==> flow/design.v <==
module pg_0 (
    input logic a,
    input logic b,
    output logic p,
    output logic g
);
assign p = a ^ b;
assign g = a & b;
endmodule
module pg_1plus (
    input logic pi_cur,
    input logic gi_cur,
    input logic pi_prev,
    input logic gi_prev,
    output logic pout,
    output logic gout
);
assign pout = pi_cur & pi_prev;
assign gout = gi_cur | (pi_cur & gi_prev);
endmodule
module ks_add #(
    parameter N = 64
)
(
    input  logic         clk,
    input  logic         rstn_,
    input  logic         en,
    input  logic [N-1:0] a,
    input  logic [N-1:0] b,
    output logic [N-1:0] out
);
    localparam int stages = $clog2(N) + 1;
    function automatic integer log2_arr(input integer x);
        integer k;
        begin
            log2_arr = 0;
            for (k = 1; k < 31; k = k + 1)
                if (x >= (1 << k)) log2_arr = k;
        end
    endfunction
    genvar i;
    generate
        for (i = 0; i < stages; i++) begin : gen_pg
            logic [(N-(2**(i-1)))-1:0] g_reg_array;
            logic [(N-(2**(i-1)))-1:0] p_reg_array;
            logic [(N-(2**(i-1)))-1:0] p_out_array;
            logic [(N-(2**(i-1)))-1:0] g_out_array;
        end
    endgenerate
    genvar j;
    generate
        for (j = 0; j < stages; j++) begin : reg_assign
            always_ff @( posedge clk ) begin
                if ( !rstn_ ) begin
                    gen_pg[j].g_reg_array <= 0;
                    gen_pg[j].p_reg_array <= 0;
                end
                else if ( en ) begin
                    gen_pg[j].g_reg_array <= gen_pg[j].g_out_array;
                    gen_pg[j].p_reg_array <= gen_pg[j].p_out_array;
                end
                else begin
                    gen_pg[j].g_reg_array <= gen_pg[j].g_reg_array;
                    gen_pg[j].p_reg_array <= gen_pg[j].p_reg_array;
                end
            end
        end
    endgenerate
    genvar step;
    generate 
        for (i = 0; i < N; i++) begin
            pg_0 step0(a[i], b[i], gen_pg[0].p_out_array[i], gen_pg[0].g_out_array[i]);
        end
        for (step = 1; step <= stages; step++) begin
            for (i = 0; i < N-2**(step-1); i++) begin 
                if (step == 1) begin
                    pg_1plus stepn(gen_pg[0].p_reg_array[i+1],  
                                 gen_pg[0].g_reg_array[i+1], 
                                 gen_pg[0].p_reg_array[i], 
                                 gen_pg[0].g_reg_array[i], 
                                 gen_pg[step].p_out_array[i], 
                                 gen_pg[step].g_out_array[i]);
                end
                if (step > 1) begin
                    if (i==0) begin
                        pg_1plus stepn(gen_pg[step-1].p_reg_array[i+2**(step-2)],  
                                 gen_pg[step-1].g_reg_array[i+2**(step-2)], 
                                 gen_pg[0].p_reg_array[0], 
                                 gen_pg[0].g_reg_array[0], 
                                 gen_pg[step].p_out_array[0], 
                                 gen_pg[step].g_out_array[0]);
                    end
                    else if (i < 2**(step-2)) begin 
                        pg_1plus stepn(gen_pg[step-1].p_reg_array[i+2**(step-2)],                                         
                                 gen_pg[step-1].g_reg_array[i+2**(step-2)],                                            
                                 gen_pg[log2_arr(i)+1].p_reg_array[i-2**(log2_arr(i))], 
                                 gen_pg[log2_arr(i)+1].g_reg_array[i-2**(log2_arr(i))],
                                 gen_pg[step].p_out_array[i], 
                                 gen_pg[step].g_out_array[i]);
                    end
                    else begin  
                        pg_1plus stepn(gen_pg[step-1].p_reg_array[i+2**(step-2)],  
                                 gen_pg[step-1].g_reg_array[i+2**(step-2)], 
                                 gen_pg[step-1].p_reg_array[i-2**(step-2)], 
                                 gen_pg[step-1].g_reg_array[i-2**(step-2)], 
                                 gen_pg[step].p_out_array[i], 
                                 gen_pg[step].g_out_array[i]);
                    end
                end
            end
        end
    endgenerate
    generate
        for (i = 0; i < N; i++) begin
            if ( i==0 ) begin
                assign out[0] = gen_pg[0].p_reg_array[0];
            end
            else if ( i==1 ) begin
                assign out[1] = gen_pg[0].p_reg_array[1] ^ gen_pg[0].g_reg_array[0];
            end
            else if (i <= N/2) begin  
                assign out[i] = (gen_pg[0].p_reg_array[i]) ^ (gen_pg[log2_arr(i-1)+1].g_reg_array[(i-1)-2**log2_arr(i-1)]); 
            end
            else begin
                assign out[i] = gen_pg[0].p_reg_array[i] ^ gen_pg[stages-1].g_reg_array[(i-1)-(N/2)]; 
            end
        end
    endgenerate
endmodule
--- tool output ---
=== From RTL to reports: ks_add ===
Each step is given for the RTL above and for the edited RTL.
Lines under "unedited" count in the file above, lines under "edited" in the edited file.
"change" is "edited" less "unedited", of the values as shown; "relative change" is that difference over "unedited", in percent.
Operators carry their Yosys type and port widths (W data, S select, Z words).
The mark n/a stands for no value.

* Design top: ks_add
* Clock input: clk
* Cell library: sky130hd
* Timing corner: tt_025C_1v80

=== Edit of the RTL ===
Unified diff, file above to edited file.
A script made this edit. It changes what the design does and was not meant as an optimisation.

<pre>
@@ -25,9 +25,11 @@
     input  logic         clk,
     input  logic         rstn_,
-    input  logic         en,
+    input  logic         en_ext,
     input  logic [N-1:0] a,
     input  logic [N-1:0] b,
     output logic [N-1:0] out
 );
+    logic en;
+    always_ff @(posedge clk) en <= en_ext;
     localparam int stages = $clog2(N) + 1;
     function automatic integer log2_arr(input integer x);
</pre>

=== Word-level counts ===
Yosys after proc, flatten, opt, wreduce and memory -nomap, before mapping. Enables and synchronous resets that opt folds into registers are not counted as muxes. Memory bits, and registers merged into a memory's read port (data or address), are not among the register bits. Print and check cells are not counted. Equal cells are merged and count once.

{| class="wikitable"
|+ Word-level totals
! element !! unedited !! edited !! change !! relative change (%)
|-
| register bits || 737 || 738 || +1 || +0.14
|-
| bits of input ports || 131 || 131 || 0 || 0.00
|-
| output and inout port bits || 64 || 64 || 0 || 0.00
|}

{| class="wikitable"
|+ Operators by class
! element !! unedited !! edited !! change !! relative change (%)
|-
| bitwise logic cells || 1120 || 1120 || 0 || 0.00
|}

{| class="wikitable"
|+ Operators by type and width
! operator !! unedited !! edited !! change !! relative change (%)
|-
| $and A1 B1 Y1 || 673 || 673 || 0 || 0.00
|-
| $or A1 B1 Y1 || 320 || 320 || 0 || 0.00
|-
| $xor A1 B1 Y1 || 127 || 127 || 0 || 0.00
|}

=== Depth ===
Longest topological path by Yosys (ltp), each cell counted once; first at word level (registers and memories cut), then after technology mapping (sequential cells cut; the memories' decode and read muxes count).

{| class="wikitable"
|+ Logic depth
! element !! unedited !! edited !! change !! relative change (%)
|-
| word-level depth || 2 || 2 || 0 || 0.00
|-
| ABC_AREA || 0 || 0 || n/a || n/a
|-
| mapped depth || 6 || 6 || 0 || 0.00
|-
| gate-level depth less buffers || 3 || 3 || 0 || 0.00
|}

=== After synthesis ===
Yosys stat after the flow's synthesis: flattened, memories mapped to cells. It holds for the ABC_AREA given above (unset counts as 0); a run with the other value may have another netlist.

{| class="wikitable"
|+ Cell types
! type !! unedited !! edited !! change !! relative change (%)
|-
| sky130_fd_sc_hd__dfxtp_1 || 695 || 696 || +1 || +0.14
|-
| sky130_fd_sc_hd__a21oi_1 || 630 || 630 || 0 || 0.00
|-
| sky130_fd_sc_hd__o21ai_0 || 316 || 316 || 0 || 0.00
|-
| sky130_fd_sc_hd__nand2b_1 || 253 || 253 || 0 || 0.00
|-
| sky130_fd_sc_hd__nand3_1 || 253 || 253 || 0 || 0.00
|-
| sky130_fd_sc_hd__a21boi_1 || 237 || 237 || 0 || 0.00
|-
| sky130_fd_sc_hd__mux2i_1 || 126 || 126 || 0 || 0.00
|-
| sky130_fd_sc_hd__nor2b_1 || 126 || 126 || 0 || 0.00
|-
| sky130_fd_sc_hd__clkbuf_1 || 95 || 95 || 0 || 0.00
|-
| sky130_fd_sc_hd__ha_1 || 64 || 64 || 0 || 0.00
|-
| sky130_fd_sc_hd__xor2_1 || 62 || 62 || 0 || 0.00
|-
| sky130_fd_sc_hd__buf_2 || 51 || 51 || 0 || 0.00
|-
| sky130_fd_sc_hd__buf_4 || 40 || 40 || 0 || 0.00
|-
| sky130_fd_sc_hd__buf_6 || 33 || 33 || 0 || 0.00
|-
| sky130_fd_sc_hd__a21boi_0 || 16 || 16 || 0 || 0.00
|-
| sky130_fd_sc_hd__nor2_1 || 1 || 1 || 0 || 0.00
|-
| sky130_fd_sc_hd__xnor2_1 || 1 || 1 || 0 || 0.00
|}

{| class="wikitable"
|+ Mapped netlist
! element !! unedited !! edited !! change !! relative change (%)
|-
| cells in the netlist || 2999 || 3000 || +1 || +0.03
|-
| mapped area (µm²) || 28085.7 || 28105.7 || +20.0 || +0.07
|-
| area of sequential cells (µm²) || 13913.3 || 13933.4 || +20.1 || +0.14
|-
| flip-flop cells || 695 || 696 || +1 || +0.14
|-
| buffers || 219 || 219 || 0 || 0.00
|}

The figures by module come from a second, unflattened synthesis with its own total; it is not the netlist above.

{| class="wikitable"
|+ Unflattened totals
! element !! unedited !! edited !! change !! relative change (%)
|-
| cell total of the unflattened synthesis || 3095 || 3096 || +1 || +0.03
|-
| area total of the unflattened synthesis (µm²) || 32986.6 || 33006.7 || +20.1 || +0.06
|}

Rows give one instance, submodules left out.

{| class="wikitable"
|+ By module, unedited
! module !! times used !! cells !! area (µm²) !! seq. area (µm²)
|-
| ks_add || 1 || 2401 || 27850.5 || 14513.9
|-
| pg_1plus || 315 || 2 || 13.8 || 0.0
|-
| pg_0 || 64 || 1 || 12.5 || 0.0
|}

{| class="wikitable"
|+ By module, edited
! module !! times used !! cells !! area (µm²) !! seq. area (µm²)
|-
| ks_add || 1 || 2402 || 27870.5 || 14533.9
|-
| pg_1plus || 315 || 2 || 13.8 || 0.0
|-
| pg_0 || 64 || 1 || 12.5 || 0.0
|}

=== Timing after synthesis ===
OpenSTA on the mapped netlist: ideal clock, no wires. The path of least setup slack (recovery checks aside). Input and output delay are each 20% of the period. Register names are those of the netlist, which keeps one name where synthesis merged equal registers.

{| class="wikitable"
|+ Timing path post-synthesis
! element !! unedited !! edited !! change !! relative change (%)
|-
| kind || input to register || register to register || n/a || n/a
|-
| start point || input en || register en || n/a || n/a
|-
| end point || register (name not given) || register (name not given) || n/a || n/a
|-
| clock period (ps) || 2000 || 2000 || 0 || 0.00
|-
| setup time (ps) || 116 || 116 || 0 || n/a
|-
| launch time at the first pin (ps) || 400 || 0 || -400 || -100.00
|-
| data arrival time (ps) || 1170 || 1059 || -111 || -9.49
|-
| path slack (ps) || 714 || 825 || +111 || n/a
|-
| delay of the path (ps) || 886 || 1175 || +289 || +32.62
|-
| driving pins on the path || 6 || 7 || +1 || +16.67
|-
| path buffers || 4 || 4 || 0 || 0.00
|-
| synthesis period reached (ps) || 1286 || 1175 || -111 || -8.63
|}

"delay of the path" = arrival - input delay + setup time.
"driving pins on the path" counts driving pins, that of a launching flip-flop among them; a cell with two outputs on the path counts twice.
"synthesis period reached" = period - worst setup slack (recovery checks aside). The figure is calculated, with input and output delays left at 20% of the set period.

Between the ends, post-synthesis, unedited:
* Cell sequence: sky130_fd_sc_hd__buf_2 -> sky130_fd_sc_hd__buf_6 -> sky130_fd_sc_hd__buf_6 -> sky130_fd_sc_hd__buf_6 -> sky130_fd_sc_hd__mux2i_1 -> sky130_fd_sc_hd__nor2b_1

{| class="wikitable"
|+ Ends and longest elaborated chain, post-synthesis, unedited
! element !! RTL line !! source
|-
| from (decl) || 27 || <nowiki>input  logic         en,</nowiki>
|}

unedited: Chain of elaborated cells between the ends: none given.

Between the ends, post-synthesis, edited:
* Cell sequence: sky130_fd_sc_hd__dfxtp_1 -> sky130_fd_sc_hd__buf_2 -> sky130_fd_sc_hd__buf_6 -> sky130_fd_sc_hd__buf_6 -> sky130_fd_sc_hd__buf_6 -> sky130_fd_sc_hd__mux2i_1 -> sky130_fd_sc_hd__nor2b_1

{| class="wikitable"
|+ Ends and longest elaborated chain, post-synthesis, edited
! element !! RTL line !! source
|-
| from (decl) || 32 || <nowiki>logic en;</nowiki>
|-
| from (assign) || 33 || <nowiki>always_ff @(posedge clk) en <= en_ext;</nowiki>
|}

edited: Chain of elaborated cells between the ends: none given.

=== Path in the finished layout ===
From the final timing report of the runs of pair A: the path of least setup slack in the routed layout; clock arrival at registers is part of the times.
The report prints the path's times to 10 ps; the period is as set.

{| class="wikitable"
|+ Timing path post-layout
! element !! unedited !! edited !! change !! relative change (%)
|-
| kind || register to output || register to output || n/a || n/a
|-
| start point || register (name not given) || register (name not given) || n/a || n/a
|-
| end point || output out[41] || output out[51] || n/a || n/a
|-
| clock period (ps) || 1930 || 1930 || 0 || 0.00
|-
| output delay (ps) || 390 || 390 || 0 || 0.00
|-
| launch time at the first pin (ps) || 620 || 610 || -10 || -1.61
|-
| data arrival time (ps) || 1500 || 1510 || +10 || +0.67
|-
| path slack (ps) || 50 || 40 || -10 || n/a
|-
| driving pins on the path || 3 || 3 || 0 || 0.00
|-
| path buffers || 1 || 1 || 0 || 0.00
|}

The rows between start and end are the longest chain of elaborated cells between them; the timing report does not say that the signal goes this way. Where chains are equally long, one stands for them.
Each line given opens the expression or statement behind the cell; cells for indexed reads and writes are added by Yosys, which also makes memories of some case tables.

Between the ends, post-layout, unedited:
* Cell sequence: sky130_fd_sc_hd__dfxtp_2 -> sky130_fd_sc_hd__xor2_1 -> sky130_fd_sc_hd__dlygate4sd2_1
* Length of the longest elaborated chain: 1

{| class="wikitable"
|+ Ends and longest elaborated chain, post-layout, unedited
! element !! RTL line !! source
|-
| $xor A1 B1 Y1 || 125 || <nowiki>assign out[i] = gen_pg[0].p_reg_array[i] ^ gen_pg[stages-1].g_reg_array[(i-1)-(N/2)];</nowiki>
|-
| to (decl) || 30 || <nowiki>output logic [N-1:0] out</nowiki>
|}

Between the ends, post-layout, edited:
* Cell sequence: sky130_fd_sc_hd__dfxtp_2 -> sky130_fd_sc_hd__xor2_2 -> sky130_fd_sc_hd__dlygate4sd2_1
* Length of the longest elaborated chain: 1

{| class="wikitable"
|+ Ends and longest elaborated chain, post-layout, edited
! element !! RTL line !! source
|-
| $xor A1 B1 Y1 || 127 || <nowiki>assign out[i] = gen_pg[0].p_reg_array[i] ^ gen_pg[stages-1].g_reg_array[(i-1)-(N/2)];</nowiki>
|-
| to (decl) || 30 || <nowiki>output logic [N-1:0] out</nowiki>
|}

=== Flow runs ===
Both versions went through the flow (Yosys, OpenROAD) with the same settings in each pair. Constraints: input delay and output delay 20% of the set period each, output load 0.01 pF.

Flow settings, pair A:
* period_ns: 1.93
* CAP_MARGIN: 20
* CORE_MARGIN: 2
* CORE_UTILIZATION: 40
* SLEW_MARGIN: 20

{| class="wikitable"
|+ Final reports, pair A
! element !! unedited !! edited !! change !! relative change (%)
|-
| area of the synthesized netlist (µm²) || 28085.7 || 28105.7 || +20.0 || +0.07
|-
| total die area (µm²) || 72350.2 || 72401.4 || +51.2 || +0.07
|-
| standard-cell area after layout (µm²) || 33818.7 || 33717.3 || -101.4 || -0.30
|-
| utilization after routing || 0.485 || 0.483 || -0.002 || n/a
|-
| worst setup slack after layout (ps) || 48 || 37 || -11 || n/a
|-
| total negative slack on setup checks (ps) || 0 || 0 || 0 || n/a
|-
| worst hold slack (ps) || 171 || 90 || -81 || n/a
|-
| total power of the final layout (µW) || 32800 || 32823 || +23 || +0.07
|-
| reached clock period (ps) || 1882 || 1893 || +11 || +0.58
|}

Flow settings, pair B:
* CELL_PAD_IN_SITES_DETAIL_PLACEMENT: 1
* CORE_ASPECT_RATIO: 1.48
* CORE_MARGIN: 9
* CORE_UTILIZATION: 51
* GPL_ROUTABILITY_DRIVEN: 0
* GPL_TIMING_DRIVEN: 1
* PLACE_DENSITY_LB_ADDON: 0.2
* period_ns: 2.26
* CAP_MARGIN: 20
* SLEW_MARGIN: 20

{| class="wikitable"
|+ Final reports, pair B
! element !! unedited !! edited !! change !! relative change (%)
|-
| area of the synthesized netlist (µm²) || 28085.7 || 28105.7 || +20.0 || +0.07
|-
| total die area (µm²) || 64004.5 || 64046.9 || +42.4 || +0.07
|-
| standard-cell area after layout (µm²) || 32950.4 || 32670.1 || -280.3 || -0.85
|-
| utilization after routing || 0.606 || 0.599 || -0.007 || n/a
|-
| worst setup slack after layout (ps) || 41 || 29 || -12 || n/a
|-
| total negative slack on setup checks (ps) || 0 || 0 || 0 || n/a
|-
| worst hold slack (ps) || 227 || 221 || -6 || n/a
|-
| total power of the final layout (µW) || 27337 || 27677 || +340 || +1.24
|-
| reached clock period (ps) || 2219 || 2231 || +12 || +0.54
|}

"reached clock period" means the clock period less the worst setup slack. The figure is calculated, with input and output delays left at 20% of the set period.
"total power of the final layout" is the tool's figure for a default switching activity; nothing was simulated.
--- end ---
